==> flow/design.v <==
module ahb (
            hclk
           ,hresetn
           ,htrans
           ,haddr
           ,hwdata
           ,hready_in
           ,hsel
           ,hwrite
           ,hsize
           ,hresp
           ,hready_out
           ,hrdata
           ,frame_num    
           ,sample_in_frame
           ,com_2_ovl
           ,max_point_fft_core
           ,alpha
           ,quarter
           ,fft_num
           ,fft_stage_number
           ,mel_num
           ,cep_num
           ,trigger
           );
input hclk;                       
input hresetn;                    
input [1:0]htrans;
input [11:0]haddr;
input [31:0]hwdata;
input hready_in;
input hsel;
input hwrite;
input [2:0]hsize;
output [1:0]hresp;
output hready_out;
output [31:0]hrdata; 
output [31:0]frame_num;            
output [31:0]sample_in_frame;      
output [31:0]com_2_ovl;            
output [31:0]max_point_fft_core;   
output [31:0]alpha;                
output [31:0]quarter;              
output [31:0]fft_num;              
output [31:0]fft_stage_number;     
output [31:0]mel_num;              
output [31:0]cep_num;              
output trigger;                    
wire hclk;
wire hresetn;
wire [1:0]htrans;
wire [11:0]haddr;
wire [31:0]hwdata;
wire hready_in;
wire hsel;
wire hwrite;
wire [2:0]hsize;
wire [1:0]hresp;
wire hready_out;
reg [31:0]hrdata; 
reg [31:0]frame_num;
reg [31:0]sample_in_frame;
reg [31:0]com_2_ovl;
reg [31:0]max_point_fft_core;
reg [31:0]alpha;
reg [31:0]quarter;
reg [31:0]fft_num;
reg [31:0]fft_stage_number;
reg [31:0]mel_num;
reg [31:0]cep_num;
reg [31:0]trigger_reg;
wire trigger;
reg wr_frame_num_sel;          
reg wr_sample_in_frame_sel;
reg wr_com_2_ovl_sel;
reg wr_max_point_fft_core_sel;
reg wr_alpha_sel;
reg wr_quarter_sel;
reg wr_fft_num_sel;
reg wr_fft_stage_number_sel;
reg wr_mel_num_sel;
reg wr_cep_num_sel;
reg wr_trigger_sel;
wire rd_frame_num_sel;
wire rd_sample_in_frame_sel;
wire rd_com_2_ovl_sel;
wire rd_max_point_fft_core_sel;
wire rd_alpha_sel;
wire rd_quarter_sel;
wire rd_fft_num_sel;
wire rd_fft_stage_number_sel;
wire rd_mel_num_sel;
wire rd_cep_num_sel;
wire rd_trigger_sel;
wire [31:0]nxt_frame_num;
wire [31:0]nxt_sample_in_frame;
wire [31:0]nxt_com_2_ovl;
wire [31:0]nxt_max_point_fft_core;
wire [31:0]nxt_alpha;
wire [31:0]nxt_quarter;
wire [31:0]nxt_fft_num;
wire [31:0]nxt_fft_stage_number;
wire [31:0]nxt_mel_num;
wire [31:0]nxt_cep_num;
wire [31:0]nxt_trigger_reg;
reg [2:0]temp_hsize;
wire [10:0]rd_sel_reg;
reg [31:0]nxt_hrdata;
wire wr_en;
wire rd_en;
assign wr_en = htrans[1] & hready_in & hsel & hwrite;
assign rd_en = htrans[1] & hready_in & hsel & ~hwrite;
always @(posedge hclk or negedge hresetn) begin
  if (!hresetn) begin
    wr_frame_num_sel <= 1'b0; 
  end
  else begin
    if (wr_en && (haddr[11:0] == 12'h000)) begin      
      wr_frame_num_sel <= 1'b1;
    end
    else begin
      wr_frame_num_sel <= 1'b0;
    end        
  end        
end        
always @(posedge hclk or negedge hresetn) begin
  if (!hresetn) begin
    wr_sample_in_frame_sel <= 1'b0; 
  end
  else begin
    if (wr_en && (haddr[11:0] == 12'h001)) begin      
      wr_sample_in_frame_sel <= 1'b1;
    end
    else begin
      wr_sample_in_frame_sel <= 1'b0;
    end        
  end        
end        
always @(posedge hclk or negedge hresetn) begin
  if (!hresetn) begin
    wr_com_2_ovl_sel <= 1'b0; 
  end
  else begin
    if (wr_en && (haddr[11:0] == 12'h002)) begin      
      wr_com_2_ovl_sel <= 1'b1;
    end
    else begin
      wr_com_2_ovl_sel <= 1'b0;
    end        
  end        
end        
always @(posedge hclk or negedge hresetn) begin
  if (!hresetn) begin
    wr_max_point_fft_core_sel <= 1'b0; 
  end
  else begin
    if (wr_en && (haddr[11:0] == 12'h003)) begin      
      wr_max_point_fft_core_sel <= 1'b1;
    end
    else begin
      wr_max_point_fft_core_sel <= 1'b0;
    end        
  end        
end        
always @(posedge hclk or negedge hresetn) begin
  if (!hresetn) begin
    wr_alpha_sel <= 1'b0; 
  end
  else begin
    if (wr_en && (haddr[11:0] == 12'h004)) begin      
      wr_alpha_sel <= 1'b1;
    end
    else begin
      wr_alpha_sel <= 1'b0;
    end        
  end        
end        
always @(posedge hclk or negedge hresetn) begin
  if (!hresetn) begin
    wr_quarter_sel <= 1'b0; 
  end
  else begin
    if (wr_en && (haddr[11:0] == 12'h005)) begin      
      wr_quarter_sel <= 1'b1;
    end
    else begin
      wr_quarter_sel <= 1'b0;
    end        
  end        
end        
always @(posedge hclk or negedge hresetn) begin
  if (!hresetn) begin
    wr_fft_num_sel <= 1'b0; 
  end
  else begin
    if (wr_en && (haddr[11:0] == 12'h006)) begin      
      wr_fft_num_sel <= 1'b1;
    end
    else begin
      wr_fft_num_sel <= 1'b0;
    end        
  end        
end        
always @(posedge hclk or negedge hresetn) begin
  if (!hresetn) begin
    wr_fft_stage_number_sel <= 1'b0; 
  end
  else begin
    if (wr_en && (haddr[11:0] == 12'h007)) begin      
      wr_fft_stage_number_sel <= 1'b1;
    end
    else begin
      wr_fft_stage_number_sel <= 1'b0;
    end        
  end        
end        
always @(posedge hclk or negedge hresetn) begin
  if (!hresetn) begin
    wr_mel_num_sel <= 1'b0; 
  end
  else begin
    if (wr_en && (haddr[11:0] == 12'h008)) begin      
      wr_mel_num_sel <= 1'b1;
    end
    else begin
      wr_mel_num_sel <= 1'b0;
    end        
  end        
end        
always @(posedge hclk or negedge hresetn) begin
  if (!hresetn) begin
    wr_cep_num_sel <= 1'b0; 
  end
  else begin
    if (wr_en && (haddr[11:0] == 12'h009)) begin      
      wr_cep_num_sel <= 1'b1;
    end
    else begin
      wr_cep_num_sel <= 1'b0;
    end        
  end        
end        
always @(posedge hclk or negedge hresetn) begin
  if (!hresetn) begin
    wr_trigger_sel <= 1'b0; 
  end
  else begin
    if (wr_en && (haddr[11:0] == 12'h00a)) begin      
      wr_trigger_sel <= 1'b1;
    end
    else begin
      wr_trigger_sel <= 1'b0;
    end        
  end        
end        
assign rd_frame_num_sel =          (rd_en & (haddr[11:0] == 12'h000))? 1'b1:1'b0;
assign rd_sample_in_frame_sel =    (rd_en & (haddr[11:0] == 12'h001))? 1'b1:1'b0;
assign rd_com_2_ovl_sel =          (rd_en & (haddr[11:0] == 12'h002))? 1'b1:1'b0;
assign rd_max_point_fft_core_sel = (rd_en & (haddr[11:0] == 12'h003))? 1'b1:1'b0;
assign rd_alpha_sel =              (rd_en & (haddr[11:0] == 12'h004))? 1'b1:1'b0;
assign rd_quarter_sel =            (rd_en & (haddr[11:0] == 12'h005))? 1'b1:1'b0;
assign rd_fft_num_sel =            (rd_en & (haddr[11:0] == 12'h006))? 1'b1:1'b0;
assign rd_fft_stage_number_sel =   (rd_en & (haddr[11:0] == 12'h007))? 1'b1:1'b0;
assign rd_mel_num_sel =            (rd_en & (haddr[11:0] == 12'h008))? 1'b1:1'b0;
assign rd_cep_num_sel =            (rd_en & (haddr[11:0] == 12'h009))? 1'b1:1'b0;
assign rd_trigger_sel =            (rd_en & (haddr[11:0] == 12'h00a))? 1'b1:1'b0;
always @(posedge hclk or negedge hresetn) begin
  if (!hresetn) begin
    temp_hsize <= 3'b0; 
  end
  else begin
    temp_hsize <= hsize; 
  end
end        
assign nxt_frame_num =          (wr_frame_num_sel &          (temp_hsize == 2'h2))? hwdata[31:0]:frame_num;
assign nxt_sample_in_frame =    (wr_sample_in_frame_sel &    (temp_hsize == 2'h2))? hwdata[31:0]:sample_in_frame;
assign nxt_com_2_ovl =          (wr_com_2_ovl_sel &          (temp_hsize == 2'h2))? hwdata[31:0]:com_2_ovl;
assign nxt_max_point_fft_core = (wr_max_point_fft_core_sel & (temp_hsize == 2'h2))? hwdata[31:0]:max_point_fft_core;
assign nxt_alpha =              (wr_alpha_sel &              (temp_hsize == 2'h2))? hwdata[31:0]:alpha;
assign nxt_quarter =            (wr_quarter_sel &            (temp_hsize == 2'h2))? hwdata[31:0]:quarter;
assign nxt_fft_num =            (wr_fft_num_sel &            (temp_hsize == 2'h2))? hwdata[31:0]:fft_num;
assign nxt_fft_stage_number =   (wr_fft_stage_number_sel &   (temp_hsize == 2'h2))? hwdata[31:0]:fft_stage_number;
assign nxt_mel_num =            (wr_mel_num_sel &            (temp_hsize == 2'h2))? hwdata[31:0]:mel_num;
assign nxt_cep_num =            (wr_cep_num_sel &            (temp_hsize == 2'h2))? hwdata[31:0]:cep_num;
assign nxt_trigger_reg =        (wr_trigger_sel &            (temp_hsize == 2'h2))? {31'b0,hwdata[0]}:trigger_reg;
always @(posedge hclk or negedge hresetn) begin
  if (!hresetn) begin
    frame_num <= 32'b0; 
  end
  else begin
    frame_num <= nxt_frame_num;
  end        
end        
always @(posedge hclk or negedge hresetn) begin
  if (!hresetn) begin
    sample_in_frame <= 32'b0; 
  end
  else begin
    sample_in_frame <= nxt_sample_in_frame;
  end        
end        
always @(posedge hclk or negedge hresetn) begin
  if (!hresetn) begin
    com_2_ovl <= 32'b0; 
  end
  else begin
    com_2_ovl <= nxt_com_2_ovl;
  end        
end        
always @(posedge hclk or negedge hresetn) begin
  if (!hresetn) begin
    max_point_fft_core <= 32'b0; 
  end
  else begin
    max_point_fft_core <= nxt_max_point_fft_core;
  end        
end        
always @(posedge hclk or negedge hresetn) begin
  if (!hresetn) begin
    alpha <= 32'b0; 
  end
  else begin
    alpha <= nxt_alpha;
  end        
end        
always @(posedge hclk or negedge hresetn) begin
  if (!hresetn) begin
    quarter <= 32'b0; 
  end
  else begin
    quarter <= nxt_quarter;
  end        
end        
always @(posedge hclk or negedge hresetn) begin
  if (!hresetn) begin
    fft_num <= 32'b0; 
  end
  else begin
    fft_num <= nxt_fft_num;
  end        
end        
always @(posedge hclk or negedge hresetn) begin
  if (!hresetn) begin
    fft_stage_number <= 32'b0; 
  end
  else begin
    fft_stage_number <= nxt_fft_stage_number;
  end        
end        
always @(posedge hclk or negedge hresetn) begin
  if (!hresetn) begin
    mel_num <= 32'b0; 
  end
  else begin
    mel_num <= nxt_mel_num;
  end        
end        
always @(posedge hclk or negedge hresetn) begin
  if (!hresetn) begin
    cep_num <= 32'b0; 
  end
  else begin
    cep_num <= nxt_cep_num;
  end        
end        
always @(posedge hclk or negedge hresetn) begin
  if (!hresetn) begin
    trigger_reg <= 32'b0; 
  end
  else begin
    trigger_reg <= nxt_trigger_reg;
  end        
end        
assign trigger = trigger_reg[0];
assign rd_sel_reg = {rd_trigger_sel,rd_cep_num_sel,rd_mel_num_sel,rd_fft_stage_number_sel,rd_fft_num_sel,rd_quarter_sel,rd_alpha_sel,rd_max_point_fft_core_sel,rd_com_2_ovl_sel,rd_sample_in_frame_sel,rd_frame_num_sel}; 
always @(rd_sel_reg or nxt_frame_num or nxt_sample_in_frame or nxt_com_2_ovl or nxt_max_point_fft_core or nxt_alpha or nxt_quarter or nxt_fft_num or nxt_fft_stage_number or nxt_mel_num or nxt_cep_num or nxt_trigger_reg) begin
  case (rd_sel_reg)
    11'b000_0000_0001: nxt_hrdata = nxt_frame_num;
    11'b000_0000_0010: nxt_hrdata = nxt_sample_in_frame;
    11'b000_0000_0100: nxt_hrdata = nxt_com_2_ovl;
    11'b000_0000_1000: nxt_hrdata = nxt_max_point_fft_core;
    11'b000_0001_0000: nxt_hrdata = nxt_alpha;
    11'b000_0010_0000: nxt_hrdata = nxt_quarter;
    11'b000_0100_0000: nxt_hrdata = nxt_fft_num;
    11'b000_1000_0000: nxt_hrdata = nxt_fft_stage_number;
    11'b001_0000_0000: nxt_hrdata = nxt_mel_num;
    11'b010_0000_0000: nxt_hrdata = nxt_cep_num;
    11'b100_0000_0000: nxt_hrdata = {31'b0, nxt_trigger_reg[0]};
    default:           nxt_hrdata = 32'b0;
  endcase        
end        
always @(posedge hclk or negedge hresetn) begin
  if (!hresetn) begin
    hrdata <= 32'b0; 
  end
  else begin
    hrdata <= nxt_hrdata;
  end        
end        
assign hresp = 2'b0;
assign hready_out = 1'b1;
endmodule
From RTL to reports: ahb
Tool output for the design above, in the order of the flow.
Line numbers count from 1 in the design file above.
Operators: Yosys type, input widths -> output width; for muxes data width and select width s.
{ "setup": {"design": "ahb", "clock": "hclk", "cell_library": "sky130hd", "corner": "tt_025C_1v80"} }

Word-level counts
Source: Yosys, flattened and elaborated, memories not mapped. Widths are those after wreduce; folded enables and synchronous resets count as part of the registers. Registers that Yosys merges into a memory's read port (data or address) are not register bits. Print and check cells do not count. Equal cells are merged and count once.
{ "word_totals": {"ff_bits": 367, "latchBits": 0, "mem_bits_rw": 0, "mem_bits_ro": 0, "clocked_rd_ports_x_width": 0, "memories": 0, "inputBits": 54, "elab_cells": 119} }
{ "classes": {"n_addsub": 0, "mul": 0, "div": 0, "cmp": 0, "eq_ne": 22, "n_shift": 0, "n_mux": 34, "bitwise": 27, "n_reduce_logical": 12} }
{ "op_table": {"columns": ["cell", "n"], "rows": [
  ["$pmux 32 s11", 1],
  ["$mux 32", 10],
  ["$eq 12x3->1 const B", 4],
  ["$eq 12x4->1 const B", 3],
  ["$and 1x1->1", 26],
  ["$eq 12x2->1 const B", 2],
  ["$mux 1", 23],
  ["$eq 12x1->1 const B", 1],
  ["$logic_not 12->1", 1],
  ["$logic_and 1x1->1", 11],
  ["$eq 11x1->1 const B", 1],
  ["$eq 11x10->1 const B", 1],
  ["$eq 11x11->1 const B", 1],
  ["$eq 11x2->1 const B", 1],
  ["$eq 11x3->1 const B", 1],
  ["$eq 11x4->1 const B", 1],
  ["$eq 11x5->1 const B", 1],
  ["$eq 11x6->1 const B", 1],
  ["$eq 11x7->1 const B", 1],
  ["$eq 11x8->1 const B", 1],
  ["$eq 11x9->1 const B", 1],
  ["$eq 3x2->1 const B", 1],
  ["$not 1->1", 1]
]} }

Longest topological paths
Longest topological path by Yosys (ltp), each cell counted once; first at word level (registers and memories cut), then after technology mapping (sequential cells cut; the memories' decode and read muxes count).
{ "depth": {"word_depth": 7, "ABC_AREA": 0, "mapped_depth": 9, "ltp_nobuf": 5} }

Mapped cells and area
Source: synth_stat.txt of the flow (Yosys; design flattened, memories mapped). It holds for the ABC_AREA given above (unset counts as 0); a run with the other value may have another netlist.
{ "by_type": {"columns": ["type", "n", "area_total_um2"], "rows": [
  ["sky130_fd_sc_hd__dfrtp_1", 367, 9.18E+03],
  ["sky130_fd_sc_hd__mux2_2", 274, 3.09E+03],
  ["sky130_fd_sc_hd__a22o_1", 83, 726.947],
  ["sky130_fd_sc_hd__a2111o_1", 56, 630.605],
  ["sky130_fd_sc_hd__and2_1", 51, 319.056],
  ["sky130_fd_sc_hd__mux2i_1", 26, 260.25],
  ["sky130_fd_sc_hd__mux2_4", 17, 255.245],
  ["sky130_fd_sc_hd__buf_2", 32, 160.154],
  ["sky130_fd_sc_hd__clkbuf_1", 41, 153.898],
  ["sky130_fd_sc_hd__buf_6", 11, 123.869],
  ["sky130_fd_sc_hd__and4_1", 12, 105.101],
  ["sky130_fd_sc_hd__inv_1", 26, 97.594],
  ["sky130_fd_sc_hd__and4bb_1", 7, 87.584],
  ["sky130_fd_sc_hd__o22ai_1", 13, 81.328],
  ["sky130_fd_sc_hd__and4bb_2", 4, 50.048],
  ["sky130_fd_sc_hd__nand4_1", 8, 50.048],
  ["sky130_fd_sc_hd__nor4bb_1", 5, 50.048],
  ["sky130_fd_sc_hd__nor2_1", 13, 48.797]
]} }
Other cell types: 18; their cells: 54.
{ "mapped": {"stdcells": 1100, "area_um2": 15862.7, "sequential_area_um2": 9183.8, "ffs": 367, "n_buf": 93} }

Timing after synthesis
Path of least setup slack by OpenSTA after synthesis, without wires, with an ideal clock, recovery checks aside; 20% of the period is set as input and as output delay. Where synthesis merged equal registers, the netlist keeps one of their names.
{ "synth_timing": {"kind": "input port to flip-flop", "start": "input hsel", "end": "register hrdata[19]", "period_ps": 10000, "in_delay_ps": 2000, "setup_time_ps": 129, "arrival_ps": 3799, "setup_slack_ps": 6073, "path_delay_ps": 1928, "path_stages": 8, "n_path_buf": 3, "period_less_setup_slack_ps": 3927} }
"path_delay_ps" = arrival - input delay + setup time.
"path_stages" counts driving pins, that of a launching flip-flop among them; a cell with two outputs on the path counts twice.
"period_less_setup_slack_ps" = period - worst setup slack (recovery checks aside). The figure is calculated, with input and output delays left at 20% of the set period.
Between the ends stands the longest chain of elaborated cells between them, by number of cells; it is not shown to be the way that was timed. Of several equally long chains one is given.
A line is the first line of the expression or statement that the cell stems from. Yosys adds cells for indexed reads and writes and turns some case tables into memories.
{ "synth_between": {"cell_sequence": "sky130_fd_sc_hd__and4b_1 sky130_fd_sc_hd__clkbuf_1 sky130_fd_sc_hd__and4_1 sky130_fd_sc_hd__clkbuf_1 sky130_fd_sc_hd__buf_2 sky130_fd_sc_hd__a22o_1 sky130_fd_sc_hd__a2111o_1 sky130_fd_sc_hd__a2111o_1", "elab_chain_cells": 6, "cone_cells": 36} }
{ "synth_lines": {"columns": ["item", "line", "source"], "rows": [
  ["start: declaration", 32, "input hsel;"],
  ["$and 1x1->1 (2 in a row)", 112, "assign rd_en = htrans[1] & hready_in & hsel & ~hwrite;"],
  ["$and 1x1->1", 256, "assign rd_frame_num_sel =          (rd_en & (haddr[11:0] == 12'h000))? 1'b1:1'b0;"],
  ["$mux 1", 256, null],
  ["$eq 11x11->1", 377, "case (rd_sel_reg)"],
  ["$pmux 32 s11", 377, null],
  ["end: assignment", 394, "hrdata <= 32'b0;"],
  ["end: assignment", 397, "hrdata <= nxt_hrdata;"],
  ["end: declaration", 37, "output [31:0]hrdata;"]
]} }

Timing after layout
From the final timing report of entry A: the path of least setup slack in the routed layout; clock arrival at registers is part of the times.
The path's times are printed in steps of 10 ps; the period is the one set.
{ "layout_timing": {"kind": "input port to flip-flop", "start": "input haddr[3]", "end": "register hrdata[24]", "period_ps": 4440, "in_delay_ps": 890, "setup_time_ps": 60, "arrival_ps": 3740, "setup_slack_ps": 1160, "path_stages": 6, "n_path_buf": 1} }
Between the ends stands the longest chain of elaborated cells between them, by number of cells; it is not shown to be the way that was timed. Of several equally long chains one is given.
{ "layout_between": {"cell_sequence": "sky130_fd_sc_hd__clkdlybuf4s50_1 sky130_fd_sc_hd__nor4bb_1 sky130_fd_sc_hd__and4_2 sky130_fd_sc_hd__a22o_1 sky130_fd_sc_hd__a2111o_1 sky130_fd_sc_hd__a2111o_1", "elab_chain_cells": 5, "cone_cells": 45} }
{ "layout_lines": {"columns": ["item", "line", "source"], "rows": [
  ["start: declaration", 29, "input [11:0]haddr;"],
  ["$logic_not 12->1", 256, "assign rd_frame_num_sel =          (rd_en & (haddr[11:0] == 12'h000))? 1'b1:1'b0;"],
  ["$and 1x1->1", 256, null],
  ["$mux 1", 256, null],
  ["$eq 11x11->1", 377, "case (rd_sel_reg)"],
  ["$pmux 32 s11", 377, null],
  ["end: assignment", 394, "hrdata <= 32'b0;"],
  ["end: assignment", 397, "hrdata <= nxt_hrdata;"],
  ["end: declaration", 37, "output [31:0]hrdata;"]
]} }

Wiki page: ahb / flow data

Stored flow runs of ahb (4 of them; Yosys, OpenROAD, sky130hd). They differ in their settings and are not a sequence. Constraints: input delay and output delay 20% of the set period each, output load 0.01 pF.
"achieved_period_ps" means the clock period less the worst setup slack. The figure is calculated, with input and output delays left at 20% of the set period.

Entry A
==> flow/run.sh <==
#!/bin/bash
# the make line also repeats the synthesis and layout settings of config.mk as NAME=value (left out here)
make -C /OpenROAD-flow-scripts/flow DESIGN_CONFIG=/design/flow/config.mk WORK_HOME=/design/flow/orfs CLKGATE_MAP_FILE= finish
==> flow/config.mk <==
export PLATFORM = sky130hd
export DESIGN_NAME = ahb
export DESIGN_NICKNAME = ahb
export VERILOG_FILES = /design/flow/design.v
export SDC_FILE = /design/flow/constraint.sdc
export NUM_CORES = 4
export LEC_CHECK = 0
export CAP_MARGIN = 20
export CORE_MARGIN = 2
export CORE_UTILIZATION = 40
export SETUP_SLACK_MARGIN = 0.92
export SLEW_MARGIN = 20
==> flow/constraint.sdc <==
create_clock -name core_clock -period 4.44 [get_ports {hclk}]
set_input_delay 0.8880 -clock core_clock [delete_from_list [all_inputs] [get_ports {hclk}]]
set_output_delay 0.8880 -clock core_clock [all_outputs]
set_load 0.01 [all_outputs]

==> results of entry A, as JSON <==
{
  "die_area_um2": 41265.9,
  "achieved_period_ps": 3277,
  "layout_utilization_pct": 55.5,
  "final_setup_ws_ps": 1163,
  "synth_chip_area_um2": 15862.7
}

Entry B
==> flow/run.sh <==
#!/bin/bash
# the make line also repeats the synthesis and layout settings of config.mk as NAME=value (left out here)
make -C /OpenROAD-flow-scripts/flow DESIGN_CONFIG=/design/flow/config.mk WORK_HOME=/design/flow/orfs CLKGATE_MAP_FILE= finish
==> flow/config.mk <==
export PLATFORM = sky130hd
export DESIGN_NAME = ahb
export DESIGN_NICKNAME = ahb
export VERILOG_FILES = /design/flow/design.v
export SDC_FILE = /design/flow/constraint.sdc
export NUM_CORES = 4
export LEC_CHECK = 0
export CAP_MARGIN = 20
export CELL_PAD_IN_SITES_GLOBAL_PLACEMENT = 1
export CORE_MARGIN = 2
export CORE_UTILIZATION = 31
export CTS_CLUSTER_DIAMETER = 162
export SLEW_MARGIN = 20
==> flow/constraint.sdc <==
create_clock -name core_clock -period 2.58 [get_ports {hclk}]
set_input_delay 0.5160 -clock core_clock [delete_from_list [all_inputs] [get_ports {hclk}]]
set_output_delay 0.5160 -clock core_clock [all_outputs]
set_load 0.01 [all_outputs]

==> results of entry B, as JSON <==
{
  "die_area_um2": 52994.3,
  "achieved_period_ps": 2596,
  "layout_utilization_pct": 46.4,
  "final_setup_ws_ps": -16,
  "synth_chip_area_um2": 15862.7
}

Entry C
==> flow/run.sh <==
#!/bin/bash
# the make line also repeats the synthesis and layout settings of config.mk as NAME=value (left out here)
make -C /OpenROAD-flow-scripts/flow DESIGN_CONFIG=/design/flow/config.mk WORK_HOME=/design/flow/orfs CLKGATE_MAP_FILE= finish
==> flow/config.mk <==
export PLATFORM = sky130hd
export DESIGN_NAME = ahb
export DESIGN_NICKNAME = ahb
export VERILOG_FILES = /design/flow/design.v
export SDC_FILE = /design/flow/constraint.sdc
export NUM_CORES = 4
export LEC_CHECK = 0
export CAP_MARGIN = 20
export CORE_ASPECT_RATIO = 0.61
export CORE_MARGIN = 2
export CORE_UTILIZATION = 15
export GPL_TIMING_DRIVEN = 0
export MIN_ROUTING_LAYER = met1
export PLACE_DENSITY = 0.49
export SETUP_SLACK_MARGIN = 0.52
export SLEW_MARGIN = 0
==> flow/constraint.sdc <==
create_clock -name core_clock -period 4.72 [get_ports {hclk}]
set_input_delay 0.9440 -clock core_clock [delete_from_list [all_inputs] [get_ports {hclk}]]
set_output_delay 0.9440 -clock core_clock [all_outputs]
set_load 0.01 [all_outputs]

==> results of entry C, as JSON <==
{
  "die_area_um2": 108449.0,
  "achieved_period_ps": 4110,
  "layout_utilization_pct": 22.2,
  "final_setup_ws_ps": 610,
  "synth_chip_area_um2": 15862.7
}

Entry D
==> flow/run.sh <==
#!/bin/bash
# the make line also repeats the synthesis and layout settings of config.mk as NAME=value (left out here)
make -C /OpenROAD-flow-scripts/flow DESIGN_CONFIG=/design/flow/config.mk WORK_HOME=/design/flow/orfs CLKGATE_MAP_FILE= finish
==> flow/config.mk <==
export PLATFORM = sky130hd
export DESIGN_NAME = ahb
export DESIGN_NICKNAME = ahb
export VERILOG_FILES = /design/flow/design.v
export SDC_FILE = /design/flow/constraint.sdc
export NUM_CORES = 4
export LEC_CHECK = 0
export ABC_AREA = 1
export CAP_MARGIN = 30
export CELL_PAD_IN_SITES_DETAIL_PLACEMENT = 1
export CELL_PAD_IN_SITES_GLOBAL_PLACEMENT = 3
export CORE_ASPECT_RATIO = 1.56
export CORE_MARGIN = 2
export CORE_UTILIZATION = 27
export CTS_CLUSTER_SIZE = 92
export GPL_TIMING_DRIVEN = 0
export MAX_ROUTING_LAYER = met5
export PLACE_DENSITY_LB_ADDON = 0.25
export SETUP_SLACK_MARGIN = -0.31
export SLEW_MARGIN = 30
export TNS_END_PERCENT = 25
==> flow/constraint.sdc <==
create_clock -name core_clock -period 3.94 [get_ports {hclk}]
set_input_delay 0.7880 -clock core_clock [delete_from_list [all_inputs] [get_ports {hclk}]]
set_output_delay 0.7880 -clock core_clock [all_outputs]
set_load 0.01 [all_outputs]

==> results of entry D, as JSON <==
{
  "die_area_um2": 62638.6,
  "achieved_period_ps": 3215,
  "layout_utilization_pct": 37.6,
  "final_setup_ws_ps": 725,
  "synth_chip_area_um2": 16363.2
}
